==> flow/design.v <==
`timescale 1ns / 1ps
module rise_detect(
    input clk,
    input rst,
    input d,
    output rise
);
reg d_q;
always @(posedge clk) begin
    if(rst)
        d_q <= 0;
    else
        d_q <= d;
end
assign rise = d & ~d_q;
endmodule
`timescale 1ns / 1ps
module divider
#(parameter COUNT = 32'd499)
(
	input clk,
    input rst,
    input en,
    output divided_clk
    );
reg [31:0] count;
reg div_temp;
always @(posedge clk) begin
    if(rst) begin
        count <= 0;
        div_temp <= 0;
    end else if(en) begin
        count <= count + 1;
	    if(count == COUNT)
	    begin
	       count <= 0;
	       div_temp <= ~div_temp;
	    end
    end
end 
assign divided_clk = div_temp;
endmodule
`timescale 1ns / 1ps
module eight_bit_counter
#(parameter COUNT = 5)
(
    input wire clk,
    input wire rst,
    input wire tick,
    input wire reset_count,
    output wire rollover,
    output wire [7:0] count_out
);
reg int_rollover;
reg [7:0] int_count;
always @(posedge clk) begin
    if(rst || reset_count) begin
        int_count <= 0;
        int_rollover <= 0;
    end else if(tick) begin
        if(int_count == COUNT) begin
            int_count <= 0;
            int_rollover <= 1;
        end else begin
            int_count <= int_count + 1;
            int_rollover <= 0;
        end
    end 
end
assign rollover = int_rollover;
assign count_out = int_count;
endmodule
`timescale 1ns / 1ps
module bin_to_decimal(
	input [15:0] B,
	output reg [19:0] bcdout
	);
	reg [35:0] z;
	integer i;
always @(*)
  begin
    for(i = 0; i <= 35; i = i+1)
	z[i] = 0;
    z[18:3] = B;  
    repeat(13)
	 begin
	if(z[19:16] > 4)	
		z[19:16] = z[19:16] + 3;
	if(z[23:20] > 4) 	
		z[23:20] = z[23:20] + 3;
	if(z[27:24] > 4) 	
		z[27:24] = z[27:24] + 3;
	if(z[31:28] > 4) 	
		z[31:28] = z[31:28] + 3;
	if(z[35:32] > 4) 	
		z[35:32] = z[35:32] + 3;
	z[35:1] = z[34:0];
    end      
    bcdout = z[35:16]; 
  end         
endmodule
`timescale 1ns / 1ps
module increment_selector(
input selector,
input in_0,
input in_1,
output signal
    );
reg signal_temp;
always @(*) begin
    if(selector) begin
        signal_temp <= in_0;
    end else begin
        signal_temp <= in_1;
    end
end
assign signal = signal_temp;
endmodule
`timescale 1ns / 1ps
module count_time(
input master_clock,
input rst,
input set_time,
input increment_hours,
input increment_minutes,
output [5:0] raw_value_mins,
output [5:0] raw_value_hrs,
output [7:0] hours_bcd,
output [7:0] minutes_bcd,
output [7:0] seconds_bcd
    );
wire minutes_increment;
wire hours_increment;
wire seconds_ticker;
wire minutes_ticker;
wire hours_ticker;
wire [7:0] seconds_raw_value;
wire [7:0] minutes_raw_value;
wire [7:0] hours_raw_value;
wire seconds_tick;
wire minutes_tick;
wire hours_tick;
assign raw_value_hrs = hours_raw_value[5:0];
assign raw_value_mins = minutes_raw_value[5:0];
divider u1(
.clk(master_clock),
.rst(rst),
.en(1'b1),
.divided_clk(seconds_ticker)
);
rise_detect u1_edge(
.clk(master_clock),
.rst(rst),
.d(seconds_ticker),
.rise(seconds_tick)
);
eight_bit_counter #(.COUNT(59)) u2 (
.clk(master_clock),
.rst(rst),
.tick(seconds_tick),
.reset_count(1'b0),
.rollover(minutes_ticker),
.count_out(seconds_raw_value[7:0])
);
increment_selector u3(
.selector(set_time),
.in_0(increment_minutes),
.in_1(minutes_ticker),
.signal(minutes_increment)
);
rise_detect u3_edge(
.clk(master_clock),
.rst(rst),
.d(minutes_increment),
.rise(minutes_tick)
);
eight_bit_counter #(.COUNT(59)) u4 (
.clk(master_clock),
.rst(rst),
.tick(minutes_tick),
.reset_count(1'b0),
.count_out(minutes_raw_value[7:0]),
.rollover(hours_ticker)
);
increment_selector u5(
.selector(set_time),
.in_0(increment_hours),
.in_1(hours_ticker),
.signal(hours_increment)
);
rise_detect u5_edge(
.clk(master_clock),
.rst(rst),
.d(hours_increment),
.rise(hours_tick)
);
eight_bit_counter #(.COUNT(23)) u6 (
.clk(master_clock),
.rst(rst),
.tick(hours_tick),
.reset_count(1'b0),
.rollover(),
.count_out(hours_raw_value)
);
bin_to_decimal u7(
.B(seconds_raw_value[7:0]),
.bcdout(seconds_bcd)
);
bin_to_decimal u8(
.B(minutes_raw_value[7:0]),
.bcdout(minutes_bcd)
);
bin_to_decimal u9(
.B(hours_raw_value[7:0]),
.bcdout(hours_bcd)
);
endmodule
`timescale 1ns / 1ps
module debounce_button(
input clk,
input rst,
input debounce_in,
output debounce_out
    );
wire q_temp1;
wire q_temp2;
wire q_temp3;
wire q_temp3_bar;
wire slow_clk;
wire slow_tick;
assign q_temp3_bar = ~q_temp3;
assign debounce_out = q_temp3_bar & q_temp2;
d_flipflop u1(
.clk(clk),
.rst(rst),
.en(slow_tick),
.D(debounce_in),
.Q(q_temp1)
);
d_flipflop u2(
.clk(clk),
.rst(rst),
.en(slow_tick),
.D(q_temp1),
.Q(q_temp2)
);
d_flipflop u3(
.clk(clk),
.rst(rst),
.en(slow_tick),
.D(q_temp2),
.Q(q_temp3)
);
divider #(.COUNT(32'd15)) u4(
.clk(clk),
.rst(rst),
.en(1'b1),
.divided_clk(slow_clk)
);
rise_detect u4_edge(
.clk(clk),
.rst(rst),
.d(slow_clk),
.rise(slow_tick)
);
endmodule
module d_flipflop(
input clk,
input rst,
input en,
input D,
output reg Q
);
always @(posedge clk)begin
    if(rst)
        Q <= 0;
    else if(en)
        Q <= D;
end
endmodule
`timescale 1ns / 1ps
module set_time(
input master_clk,
input rst,
input change_selection,
input increment_selection,
output reg set_minutes,
output reg set_hours
    );
reg previous_change_selection_state;
reg previous_increment_selection_state;
reg mode;
always @(posedge master_clk) begin
    if(rst) begin
        mode <= 0;
        previous_change_selection_state <= 0;
    end else if(change_selection && !previous_change_selection_state) begin
        mode <= ~mode;
        previous_change_selection_state <= 1;
    end else if (!change_selection && previous_change_selection_state) begin
        mode <= mode;
        previous_change_selection_state <= 0;
    end else begin
        mode <= mode;
        previous_change_selection_state <= previous_change_selection_state;
    end
end
always @(posedge master_clk) begin
    if(rst) begin
        set_minutes <= 0;
        set_hours <= 0;
        previous_increment_selection_state <= 0;
    end else if(increment_selection && (!previous_increment_selection_state)) begin
        if(mode) begin
             set_minutes <= 1;
             set_hours <= 0;         
        end else begin
             set_minutes <= 0;
             set_hours <= 1;   
        end
        previous_increment_selection_state <= 1;
    end else if(!increment_selection && previous_increment_selection_state) begin
        set_minutes <= 0;
        set_hours <= 0; 
        previous_increment_selection_state <= 0;
    end else begin
        set_minutes <= 0;
        set_hours <= 0; 
        previous_increment_selection_state <= previous_increment_selection_state;
    end    
end    
endmodule
`timescale 1ns / 1ps
module stopwatch(
input master_clock,
input rst,
input enable,
input trigger,
input reset,
output [7:0] seconds_bcd,
output [7:0] milliseconds_bcd
    );
reg master_clock_mux;
reg trigger_enable;
reg previous_state;
wire milliseconds_tick;
wire seconds_tick;
wire milliseconds_ticker;
wire seconds_ticker;
wire [7:0] milliseconds_raw_value;
wire [7:0] seconds_raw_value;
always @(posedge master_clock) begin
    if(rst) begin
        trigger_enable <= 0;
        previous_state <= 0;
    end else if(trigger && !previous_state) begin
        trigger_enable <= ~trigger_enable;
        previous_state <= 1;
    end else if (!trigger && previous_state) begin
        trigger_enable <= trigger_enable;
        previous_state <= 0;
    end else begin
        trigger_enable <= trigger_enable;
        previous_state <= previous_state;
    end
end
always @(*) begin
    if(enable && trigger_enable) begin
        master_clock_mux = 1'b1;
    end
    else begin
        master_clock_mux = 1'b0;
    end
end
divider #(.COUNT(32'd4)) u1(
.clk(master_clock),
.rst(rst),
.en(master_clock_mux),
.divided_clk(milliseconds_ticker)
);
rise_detect u1_edge(
.clk(master_clock),
.rst(rst),
.d(milliseconds_ticker),
.rise(milliseconds_tick)
);
eight_bit_counter #(.COUNT(99)) u2 (
.clk(master_clock),
.rst(rst),
.tick(milliseconds_tick),
.reset_count(reset),
.count_out(milliseconds_raw_value[7:0]),
.rollover(seconds_ticker)
);
rise_detect u2_edge(
.clk(master_clock),
.rst(rst),
.d(seconds_ticker),
.rise(seconds_tick)
);
eight_bit_counter #(.COUNT(99)) u3 (
.clk(master_clock),
.rst(rst),
.tick(seconds_tick),
.rollover(),
.reset_count(reset),
.count_out(seconds_raw_value[7:0])
);
bin_to_decimal u4(
.B(milliseconds_raw_value[7:0]),
.bcdout(milliseconds_bcd)
);
bin_to_decimal u5(
.B(seconds_raw_value[7:0]),
.bcdout(seconds_bcd)
);
endmodule
`timescale 1ns / 1ps
module alarm(
input [5:0] alarm_mins,
input [5:0] alarm_hours,
input [5:0] mins_value,
input [5:0] hours_value,
output reg [15:0] flash
    );
always @(*) begin
    if((mins_value == alarm_mins) && (hours_value == alarm_hours)) begin
        flash <= 16'b1111111111111111;
    end else begin
        flash <= 0;
    end
end    
endmodule
`timescale 1ns / 1ps
module converter(
input [1:0] converter_input,
output reg [3:0] converter_output
    );
always @(*) begin
    case(converter_input)
        2'b00 : converter_output <= 4'b0001;
        2'b01 : converter_output <= 4'b0010;
        2'b10 : converter_output <= 4'b0100;
        default : converter_output <= 4'b1000;
    endcase
end   
endmodule
`timescale 1ns / 1ps
module mux
(
input selector,
input [15:0] group0,
input [15:0] group1,
output [15:0] group_out
);
reg [15:0] group_temp;    
assign group_out[15:0] = group_temp[15:0];  
always @(*) begin
    if(selector == 0) begin
        group_temp[15:0] <= group0[15:0];
    end
    else begin
        group_temp[15:0] <= group1[15:0];
    end
end    
endmodule
`timescale 1ns / 1ps
module display_demux(
input [1:0] mode,
input [15:0] clock_module_bcd,
input [15:0] stop_watch_bcd,
input [15:0] set_alarm_bcd,
output reg [15:0] output_bcd
);
always @(*) begin
    case(mode)
        2'b00 : output_bcd <= clock_module_bcd;
        2'b01 : output_bcd <= stop_watch_bcd;
        2'b10 : output_bcd <= clock_module_bcd;
        default : output_bcd <= set_alarm_bcd;
    endcase
end
endmodule
`timescale 1ns / 1ps
module seg7decimal(
	 input [15:0] x,
    input clk,
    input rst,
    input clr,
    output reg [6:0] a_to_g,
    output reg [3:0] an,
    output wire dp 
	 );
wire [1:0] s;	 
reg [3:0] digit;
wire [3:0] aen;
reg [3:0] clkdiv;
assign dp = 1;
assign s = clkdiv[3:2];
assign aen = 4'b1111;  
always @(posedge clk) 
	if (rst) digit <= 4'd0; else
	case(s)
	0:digit <= x[3:0];  
	1:digit <= x[7:4];  
	2:digit <= x[11:8];  
	3:digit <= x[15:12];  
	default:digit <= x[3:0];
	endcase
	always @(*)
case(digit)
0:a_to_g = 7'b1000000; 
1:a_to_g = 7'b1111001; 
2:a_to_g = 7'b0100100; 
3:a_to_g = 7'b0110000; 
4:a_to_g = 7'b0011001; 
5:a_to_g = 7'b0010010; 
6:a_to_g = 7'b0000010; 
7:a_to_g = 7'b1111000; 
8:a_to_g = 7'b0000000; 
9:a_to_g = 7'b0010000; 
'hA:a_to_g = 7'b0111111;  
'hB:a_to_g = 7'b1111111;  
'hC:a_to_g = 7'b1110111;
default: a_to_g = 7'b0000000;  
endcase
always @(*)begin
an=4'b1111;
if(aen[s] == 1)
an[s] = 0;
end
always @(posedge clk) begin
if ( clr == 1 || rst == 1)
clkdiv <= 0;
else
clkdiv <= clkdiv+1;
end
endmodule
`timescale 1ns / 1ps
 module Basys3_Abacus_Top(
	 input clk,
	 input rst,
    input btnC,
    input btnR,
    input btnU,
    input [15:0] sw,
     output [6:0] seg,
     output dp,
     output [3:0] an,
     output [15:0] led
 );
wire[15:0] seven_seg_input;
wire[15:0] clock_module_mux_output;
wire[15:0] joiner;
wire [7:0] hours_bcd;
wire [7:0] minutes_bcd;
wire [7:0] seconds_bcd;
wire [7:0] stopwatch_ms_bcd;
wire [7:0] stopwatch_s_bcd;
wire clock_mode;
wire stop_watch_mode;
wire set_time_mode;
wire set_alarm_mode;
wire set_time_inc_mins;
wire set_time_inc_hours;
wire [5:0] raw_value_mins;
wire [5:0] raw_value_hrs;
wire btnC_debounced;
wire btnU_debounced;
wire btnR_debounced;
debounce_button u_btnc(
.clk(clk),
.rst(rst),
.debounce_in(btnC),
.debounce_out(btnC_debounced)
);
debounce_button u_btnu(
.clk(clk),
.rst(rst),
.debounce_in(btnU),
.debounce_out(btnU_debounced)
);
debounce_button u_btnR(
.clk(clk),
.rst(rst),
.debounce_in(btnR),
.debounce_out(btnR_debounced)
);
converter u_mode(
.converter_input({sw[1],sw[0]}),
.converter_output({set_alarm_mode, set_time_mode, stop_watch_mode, clock_mode})
);
alarm u_alarm(
.alarm_mins(sw[9:4]),
.alarm_hours(sw[15:10]),
.mins_value(raw_value_mins),
.hours_value(raw_value_hrs),
.flash(led)
);
count_time u1(
.master_clock(clk),
.rst(rst),
.set_time(set_time_mode),
.increment_hours(set_time_inc_hours),
.increment_minutes(set_time_inc_mins),
.raw_value_mins(raw_value_mins),
.raw_value_hrs(raw_value_hrs),
.hours_bcd(hours_bcd),
.minutes_bcd(minutes_bcd),
.seconds_bcd(seconds_bcd)
);
mux u2(
.selector(btnC),
.group0({hours_bcd[7:0], minutes_bcd[7:0]}),
.group1(seconds_bcd[7:0]),
.group_out(clock_module_mux_output[15:0])
);
stopwatch u3
(
.master_clock(clk),
.rst(rst),
.enable(stop_watch_mode),
.trigger(btnC_debounced),
.reset(btnR_debounced),
.seconds_bcd(stopwatch_s_bcd),
.milliseconds_bcd(stopwatch_ms_bcd)
);
set_time u_set_time(
.master_clk(clk),
.rst(rst),
.change_selection(btnR_debounced),
.increment_selection(btnU_debounced),
.set_minutes(set_time_inc_mins),
.set_hours(set_time_inc_hours)
    );
display_demux u_display_demux(
.mode({sw[1],sw[0]}),
.clock_module_bcd(clock_module_mux_output),
.stop_watch_bcd({stopwatch_s_bcd, stopwatch_ms_bcd}),
.set_alarm_bcd(16'd0),
.output_bcd(seven_seg_input)
);
seg7decimal u5 (
.x(seven_seg_input[15:0]),
.clk(clk),
.rst(rst),
.clr(1'b0),
.a_to_g(seg),
.an(an),
.dp(dp)
);
endmodule
# Reports on Basys3_Abacus_Top
# Module Basys3_Abacus_Top before and after one edit of its RTL, step after step.
# "before" refers to lines of the RTL above, "after" to lines of the edited file.
# "change" is "after" less "before", of the values as shown.
# Cell names lack the library's common part.
setup:
  design: "Basys3_Abacus_Top"
  clk_port: "clk"
  cell_library: "sky130hd"
  pvt_corner: "tt_025C_1v80"

# Edit of the RTL
# The edit as a unified diff against the file above.
# A script made this edit. It changes what the design does and was not meant as an optimisation.
# begin of diff
@@ -503,5 +503,4 @@
 	case(s)
 	0:digit <= x[3:0];  
-	1:digit <= x[7:4];  
 	2:digit <= x[11:8];  
 	3:digit <= x[15:12];  
# end of diff

# Elaborated design
# Source: Yosys, flattened and elaborated, memories not mapped. Widths are those after wreduce. Print and check cells do not count.
# Yosys's memory passes give these memory sizes; they may raise the number of words (mostly to a power of two), join words into wider ones and drop unused or constant bits.
classes:
  columns: ["item", "before", "after", "change"]
  rows:
  - ["n_addsub", 77, 77, 0]
  - ["cmp", 65, 65, 0]
  - ["n_eq", 17, 16, -1]
  - ["shift", 3, 3, 0]
  - ["muxes", 92, 92, 0]
  - ["n_logic", 32, 32, 0]
  - ["reduce_logical", 27, 26, -1]
op_table:
  columns: ["cell", "before", "after", "change"]
  rows:
  - ["== test 2 x 1 -> 1 bit (second input constant)", 2, 1, -1]
  - ["logical NOT 2 bit", 2, 1, -1]
  - ["case mux 4 bit (select 4 bit)", 1, 0, -1]
  - ["case mux 4 bit (select 2 bit)", 0, 1, 1]
  - ["greater-than comparator 4 x 3 -> 1 bit (second input constant)", 55, 55, 0]
  - ["2-to-1 mux 3 bit", 35, 35, 0]
  - ["2-to-1 mux 4 bit", 32, 32, 0]
  - ["adder 4 x 2 -> 4 bit (second input constant)", 30, 30, 0]
  - ["adder 3 x 2 -> 3 bit (second input constant)", 25, 25, 0]
  - ["NOT 1 bit", 19, 19, 0]
  - ["2-to-1 mux 1 bit", 14, 14, 0]
  - ["AND 1 bit", 11, 11, 0]
  - ["logical AND 1 bit", 8, 8, 0]
  - ["logical NOT 1 bit", 6, 6, 0]
  - ["OR reduction 2 bit", 6, 6, 0]
  - ["adder 1 x 2 -> 3 bit (both inputs constant)", 5, 5, 0]
  - ["adder 1 x 2 -> 3 bit (second input constant)", 5, 5, 0]
  - ["adder 32 x 1 -> 32 bit (second input constant)", 5, 5, 0]
  - ["adder 8 x 1 -> 8 bit (second input constant)", 5, 5, 0]
  - ["greater-than comparator 1 x 3 -> 1 bit (both inputs constant)", 5, 5, 0]
  - ["greater-than comparator 1 x 3 -> 1 bit (second input constant)", 5, 5, 0]
  - ["2-to-1 mux 8 bit", 5, 5, 0]
  - ["== test 2 bit (second input constant)", 3, 3, 0]
  - ["== test 32 x 4 -> 1 bit (second input constant)", 3, 3, 0]
  - ["nonzero test 2 bit", 3, 3, 0]
  - ["== test 6 bit", 2, 2, 0]
  - ["== test 8 x 6 -> 1 bit (second input constant)", 2, 2, 0]
  - ["== test 8 x 7 -> 1 bit (second input constant)", 2, 2, 0]
# The list need not be complete.
bits:
  columns: ["item", "before", "after", "change"]
  rows:
  - ["ff_bits", 236, 236, 0]
  - ["romBits", 112, 112, 0]
  - ["clocked_rd_ports_x_width", 7, 7, 0]
  - ["mem_count", 1, 1, 0]
  - ["input_bits", 21, 21, 0]
  - ["output_inout_bits", 28, 28, 0]
  - ["wordCells", 357, 355, -2]
mem_list:
  columns: ["item", "before", "after"]
  rows:
  - ["mem_shapes", "16x7 r1 w0", "16x7 r1 w0"]

# Depth
# Yosys ltp: most cells in a row. Word level: on the elaborated netlist, between registers, memories and ports. Mapped: between sequential cells and ports; inverters and the memories' decode and read muxes count.
logic_depth:
  columns: ["item", "before", "after", "change"]
  rows:
  - ["word_depth", 18, 18, 0]
  - ["abc_area", "0", "0", null]
  - ["ltp_mapped", 30, 31, 1]
  - ["ltp_nobuf", 30, 29, -1]

# After synthesis
# Source: synth_stat.txt of the flow (Yosys; design flattened, memories mapped). It holds for the ABC_AREA given above (unset counts as 0); a run with the other value may have another netlist.
by_type:
  columns: ["type", "before", "after", "change"]
  rows:
  - ["nor2_1", 318, 287, -31]
  - ["clkbuf_1", 77, 51, -26]
  - ["nand2_1", 134, 114, -20]
  - ["o21ai_0", 60, 44, -16]
  - ["nand2b_1", 29, 13, -16]
  - ["nand3_1", 94, 79, -15]
  - ["a21oi_1", 77, 63, -14]
  - ["a31oi_1", 19, 7, -12]
  - ["mux2i_1", 41, 31, -10]
  - ["ha_1", 81, 72, -9]
  - ["inv_1", 76, 85, 9]
  - ["o211ai_1", 18, 9, -9]
  - ["or2_2", 16, 8, -8]
  - ["xor2_1", 112, 105, -7]
  - ["nor4_1", 45, 38, -7]
  - ["a221o_1", 10, 3, -7]
  - ["o31ai_1", 13, 7, -6]
  - ["or4_1", 13, 7, -6]
# The list need not be complete.
mapped:
  columns: ["item", "before", "after", "change"]
  rows:
  - ["cells", 2037, 1777, -260]
  - ["mapped_area_um2", 16090.4, 14472.6, -1617.8]
  - ["seq_area_um2", 4864.7, 4864.7, 0.0]
  - ["ff_cells", 243, 243, 0]
  - ["buffers", 109, 78, -31]
# By module: a second synthesis without flattening, with its own total; a netlist apart from the flattened one above.
hier_totals:
  columns: ["item", "before", "after", "change"]
  rows:
  - ["hier_cells", 5422, 5429, 7]
  - ["hier_area_um2", 39995.9, 40014.6, 18.7]
# Each row is one instance without its submodules.
by_module_before:
  columns: ["module", "n_inst", "cells", "area_um2", "mod_seq_area_um2"]
  rows:
  - ["bin_to_decimal", 5, 794, 5398.9, 0.0]
  - ["divider #(COUNT=15)", 3, 187, 1612.8, 660.6]
  - ["divider #(COUNT=4)", 1, 203, 1711.6, 660.6]
  - ["divider", 1, 190, 1627.8, 660.6]
  - ["eight_bit_counter #(COUNT=99)", 2, 47, 435.4, 180.2]
  - ["eight_bit_counter #(COUNT=59)", 2, 47, 434.2, 180.2]
  - ["seg7decimal", 1, 70, 749.5, 220.2]
  - ["eight_bit_counter #(COUNT=23)", 1, 45, 406.6, 180.2]
  - ["rise_detect", 8, 3, 47.5, 20.0]
  - ["display_demux", 1, 53, 345.3, 0.0]
  - ["d_flipflop", 9, 3, 33.8, 20.0]
  - ["mux", 1, 18, 249.0, 0.0]
  - ["alarm", 1, 31, 246.5, 0.0]
  - ["set_time", 1, 17, 190.2, 100.1]
# before: Modules not listed: 6.
by_module_after:
  columns: ["module", "n_inst", "cells", "area_um2", "mod_seq_area_um2"]
  rows:
  - ["bin_to_decimal", 5, 794, 5398.9, 0.0]
  - ["divider #(COUNT=15)", 3, 187, 1612.8, 660.6]
  - ["divider #(COUNT=4)", 1, 203, 1711.6, 660.6]
  - ["divider", 1, 190, 1627.8, 660.6]
  - ["eight_bit_counter #(COUNT=99)", 2, 47, 435.4, 180.2]
  - ["eight_bit_counter #(COUNT=59)", 2, 47, 434.2, 180.2]
  - ["seg7decimal", 1, 77, 768.2, 220.2]
  - ["eight_bit_counter #(COUNT=23)", 1, 45, 406.6, 180.2]
  - ["rise_detect", 8, 3, 47.5, 20.0]
  - ["display_demux", 1, 53, 345.3, 0.0]
  - ["d_flipflop", 9, 3, 33.8, 20.0]
  - ["mux", 1, 18, 249.0, 0.0]
  - ["alarm", 1, 31, 246.5, 0.0]
  - ["set_time", 1, 17, 190.2, 100.1]
# after: Modules not listed: 6.

# Worst setup path after synthesis
# Path of least setup slack by OpenSTA after synthesis, without wires, with an ideal clock, recovery checks aside; 20% of the period is set as input and as output delay. Where synthesis merged equal registers, the netlist keeps one of their names.
synth_timing:
  columns: ["item", "before", "after", "change"]
  rows:
  - ["path_type", "register to register", "register to register", null]
  - ["from", "register u3.u2.int_count[5]", "register u3.u2.int_count[5]", null]
  - ["to", "register (no name shown)", "register (no name shown)", null]
  - ["tclk_ns", 10.0, 10.0, 0.0]
  - ["setup_time_ns", 0.072, 0.144, 0.072]
  - ["launch_ns", 0.000, 0.000, 0.000]
  - ["arrival_ns", 5.614, 5.734, 0.120]
  - ["t_required_ns", 9.928, 9.856, -0.072]
  - ["path_slack_ns", 4.314, 4.121, -0.193]
  - ["delay_ns", 5.686, 5.878, 0.192]
  - ["stages", 31, 28, -3]
  - ["path_buffers", 0, 0, 0]
  - ["synth_period_reached_ns", 5.686, 5.879, 0.193]
# "delay_ns" = arrival - input delay + setup time.
# "stages": output pins that drive a net of the path, with the launching flip-flop's if there is one; two outputs of one cell count as two.
# "synth_period_reached_ns" is the clock period less the worst setup slack; recovery checks do not enter. This is arithmetic on one report: input and output delays are still those of the set period (20% each).
# The rows between start and end are the longest chain of elaborated cells between them; the timing report does not say that the signal goes this way. Where chains are equally long, one stands for them.
# Each line given opens the expression or statement behind the cell; cells for indexed reads and writes are added by Yosys, which also makes memories of some case tables.
# At most two assigning lines are given for a register; there are more.
synth_between_before:
  cell_sequence: "dfxtp_1 > inv_1 > ha_1 > inv_1 > ha_1 > xnor2_1 > ha_1 > or4_1 > and3_1 > inv_1 > ha_1 > a21oi_1 > o21a_1 > or2_2 > ha_1 > and3_1 > a32oi_1 > nand2_1 > a211o_1 > ha_1 > nor3b_1 > nor2_1 > o31a_1 > xor2_1 > a21oi_1 > a21oi_1 > nand3_1 > inv_1 > ha_1 > mux2_2 > mux2i_1"
  elab_chain_len: 13
  cells_between: 30
  cone_lines: 6
  cone_classes: "add/sub (9); compare (9); mux (12)"
synth_lines_before:
  columns: ["item", "line", "source"]
  rows:
  - ["start, declared", 55, "reg [7:0] int_count;"]
  - ["start, assigned", 58, "int_count <= 0;"]
  - ["start, assigned", 65, "int_count <= int_count + 1;"]
  - ["adder 4 x 2 -> 4 bit", 88, "z[19:16] = z[19:16] + 3;"]
  - ["2-to-1 mux 4 bit", 87, "if(z[19:16] > 4)"]
  - ["greater-than comparator 4 x 3 -> 1 bit", 87, null]
  - ["2-to-1 mux 4 bit", 87, null]
  - ["greater-than comparator 4 x 3 -> 1 bit", 87, null]
  - ["2-to-1 mux 4 bit", 87, null]
  - ["greater-than comparator 4 x 3 -> 1 bit", 87, null]
  - ["2-to-1 mux 4 bit", 87, null]
  - ["adder 4 x 2 -> 4 bit", 88, null]
  - ["2-to-1 mux 4 bit", 87, null]
  - ["case mux 16 bit (select 2 bit)", 476, "case(mode)"]
  - ["case mux 4 bit (select 4 bit)", 503, "case(s)"]
  - ["2-to-1 mux 4 bit", null, null]
synth_between_after:
  cell_sequence: "dfxtp_1 > inv_1 > ha_1 > inv_1 > ha_1 > xnor2_1 > ha_1 > o31ai_1 > xnor2_1 > ha_1 > nor3_2 > nor2_1 > xnor2_1 > inv_1 > ha_1 > or4_1 > nand3_1 > xnor2_1 > ha_1 > or3_1 > a311oi_1 > a41oi_1 > a311oi_2 > inv_1 > ha_1 > inv_1 > mux2i_1 > o21ai_0"
  elab_chain_len: 13
  cells_between: 18
  cone_lines: 4
  cone_classes: "add/sub (5); compare (5); mux (8)"
synth_lines_after:
  columns: ["item", "line", "source"]
  rows:
  - ["start, declared", 55, "reg [7:0] int_count;"]
  - ["start, assigned", 58, "int_count <= 0;"]
  - ["start, assigned", 65, "int_count <= int_count + 1;"]
  - ["adder 4 x 2 -> 4 bit", 88, "z[19:16] = z[19:16] + 3;"]
  - ["2-to-1 mux 4 bit", 87, "if(z[19:16] > 4)"]
  - ["greater-than comparator 4 x 3 -> 1 bit", 87, null]
  - ["2-to-1 mux 4 bit", 87, null]
  - ["greater-than comparator 4 x 3 -> 1 bit", 87, null]
  - ["2-to-1 mux 4 bit", 87, null]
  - ["greater-than comparator 4 x 3 -> 1 bit", 87, null]
  - ["2-to-1 mux 4 bit", 87, null]
  - ["greater-than comparator 4 x 3 -> 1 bit", 87, null]
  - ["2-to-1 mux 4 bit", 87, null]
  - ["case mux 16 bit (select 2 bit)", 476, "case(mode)"]
  - ["case mux 4 bit (select 2 bit)", 503, "case(s)"]
  - ["2-to-1 mux 4 bit", null, null]

# Path in the finished layout
# From the final timing report of each run of pair A: the path of least setup slack in the routed layout; clock arrival at registers is part of the times.
layout_timing:
  columns: ["item", "before", "after", "change"]
  rows:
  - ["path_type", "register to register", "register to register", null]
  - ["from", "register u3.u2.int_count[5]", "register u3.u2.int_count[5]", null]
  - ["to", "register (no name shown)", "register (no name shown)", null]
  - ["tclk_ns", 10.0, 10.0, 0.0]
  - ["setup_time_ns", 0.07, 0.14, 0.07]
  - ["launch_ns", 0.54, 0.53, -0.01]
  - ["arrival_ns", 6.93, 7.14, 0.21]
  - ["t_required_ns", 10.48, 10.38, -0.10]
  - ["path_slack_ns", 3.55, 3.24, -0.31]
  - ["stages", 31, 28, -3]
  - ["path_buffers", 0, 0, 0]
# The rows between start and end are the longest chain of elaborated cells between them; the timing report does not say that the signal goes this way. Where chains are equally long, one stands for them.
# At most two assigning lines are given for a register; there are more.
layout_between_before:
  cell_sequence: "dfxtp_1 > inv_1 > ha_1 > inv_1 > ha_1 > xnor2_1 > ha_1 > or4_1 > and3_1 > inv_1 > ha_1 > a21oi_1 > o21a_1 > or2_2 > ha_1 > and3_1 > a32oi_1 > nand2_1 > a211o_1 > ha_1 > nor3b_1 > nor2_1 > o31a_1 > xor2_1 > a21oi_1 > a21oi_1 > nand3_1 > inv_1 > ha_1 > mux2_2 > mux2i_1"
  elab_chain_len: 13
  cells_between: 30
  cone_lines: 6
  cone_classes: "add/sub (9); compare (9); mux (12)"
layout_lines_before:
  columns: ["item", "line", "source"]
  rows:
  - ["start, declared", 55, "reg [7:0] int_count;"]
  - ["start, assigned", 58, "int_count <= 0;"]
  - ["start, assigned", 65, "int_count <= int_count + 1;"]
  - ["adder 4 x 2 -> 4 bit", 88, "z[19:16] = z[19:16] + 3;"]
  - ["2-to-1 mux 4 bit", 87, "if(z[19:16] > 4)"]
  - ["greater-than comparator 4 x 3 -> 1 bit", 87, null]
  - ["2-to-1 mux 4 bit", 87, null]
  - ["greater-than comparator 4 x 3 -> 1 bit", 87, null]
  - ["2-to-1 mux 4 bit", 87, null]
  - ["greater-than comparator 4 x 3 -> 1 bit", 87, null]
  - ["2-to-1 mux 4 bit", 87, null]
  - ["adder 4 x 2 -> 4 bit", 88, null]
  - ["2-to-1 mux 4 bit", 87, null]
  - ["case mux 16 bit (select 2 bit)", 476, "case(mode)"]
  - ["case mux 4 bit (select 4 bit)", 503, "case(s)"]
  - ["2-to-1 mux 4 bit", null, null]
layout_between_after:
  cell_sequence: "dfxtp_1 > inv_1 > ha_1 > inv_1 > ha_1 > xnor2_1 > ha_1 > o31ai_1 > xnor2_1 > ha_1 > nor3_2 > nor2_1 > xnor2_1 > inv_1 > ha_1 > or4_1 > nand3_1 > xnor2_1 > ha_1 > or3_1 > a311oi_1 > a41oi_1 > a311oi_2 > inv_1 > ha_1 > inv_1 > mux2i_1 > o21ai_0"
  elab_chain_len: 13
  cells_between: 18
  cone_lines: 4
  cone_classes: "add/sub (5); compare (5); mux (8)"
layout_lines_after:
  columns: ["item", "line", "source"]
  rows:
  - ["start, declared", 55, "reg [7:0] int_count;"]
  - ["start, assigned", 58, "int_count <= 0;"]
  - ["start, assigned", 65, "int_count <= int_count + 1;"]
  - ["adder 4 x 2 -> 4 bit", 88, "z[19:16] = z[19:16] + 3;"]
  - ["2-to-1 mux 4 bit", 87, "if(z[19:16] > 4)"]
  - ["greater-than comparator 4 x 3 -> 1 bit", 87, null]
  - ["2-to-1 mux 4 bit", 87, null]
  - ["greater-than comparator 4 x 3 -> 1 bit", 87, null]
  - ["2-to-1 mux 4 bit", 87, null]
  - ["greater-than comparator 4 x 3 -> 1 bit", 87, null]
  - ["2-to-1 mux 4 bit", 87, null]
  - ["greater-than comparator 4 x 3 -> 1 bit", 87, null]
  - ["2-to-1 mux 4 bit", 87, null]
  - ["case mux 16 bit (select 2 bit)", 476, "case(mode)"]
  - ["case mux 4 bit (select 2 bit)", 503, "case(s)"]
  - ["2-to-1 mux 4 bit", null, null]

# Measured runs
# Both versions went through the flow (Yosys, OpenROAD) with the same settings in each pair. Constraints: input delay and output delay 20% of the set period each, output load 0.01 pF.
settings_pair_A:
  CORE_UTILIZATION: 40
  period_ns: 10.0
  CAP_MARGIN: 20
  CORE_MARGIN: 2
  SLEW_MARGIN: 20
measured_pair_A:
  columns: ["item", "before", "after", "change"]
  rows:
  - ["synthesis_area_um2", 16090.4, 14472.6, -1617.8]
  - ["die_area_um2", 41846.8, 37719.5, -4127.3]
  - ["finalCellArea_um2", 17739.5, 16151.7, -1587.8]
  - ["util_pct", 44.6, 45.4, 0.8]
  - ["timing.setup.ws_ns", 3.549, 3.242, -0.307]
  - ["final_setup_tns_ns", 0.000, 0.000, 0.000]
  - ["final_hold_ws_ns", 0.439, 0.441, 0.002]
  - ["total_power_mw", 2.113, 2.055, -0.058]
  - ["period_less_ws_ns", 6.451, 6.758, 0.307]
settings_pair_B:
  ABC_AREA: 0
  CELL_PAD_IN_SITES_DETAIL_PLACEMENT: 2
  CORE_ASPECT_RATIO: 1.91
  CORE_MARGIN: 4
  CORE_UTILIZATION: 41
  CTS_CLUSTER_DIAMETER: 132
  GPL_TIMING_DRIVEN: 0
  MAX_ROUTING_LAYER: "met5"
  PLACE_DENSITY_LB_ADDON: 0.18
  SETUP_SLACK_MARGIN: 0.7
  TNS_END_PERCENT: 50
  period_ns: 8.14
  CAP_MARGIN: 20
  SLEW_MARGIN: 20
measured_pair_B:
  columns: ["item", "before", "after", "change"]
  rows:
  - ["synthesis_area_um2", 16090.4, 14472.6, -1617.8]
  - ["die_area_um2", 42645.3, 38527.6, -4117.7]
  - ["finalCellArea_um2", 18039.8, 16472.0, -1567.8]
  - ["util_pct", 46.4, 47.5, 1.1]
  - ["timing.setup.ws_ns", 1.018, 0.840, -0.178]
  - ["final_setup_tns_ns", 0.000, 0.000, 0.000]
  - ["final_hold_ws_ns", 0.466, 0.455, -0.011]
  - ["total_power_mw", 2.573, 2.589, 0.016]
  - ["period_less_ws_ns", 7.122, 7.300, 0.178]
# "period_less_ws_ns": clock period set for the run, less the worst setup slack. It is reckoned from that one timing run; input and output delays stay at 20% of the period that was set.
# By "total_power_mw" is meant OpenSTA's value without simulated activity: inputs other than the clock are taken to toggle once in ten clock periods, and the tool carries that through the logic.
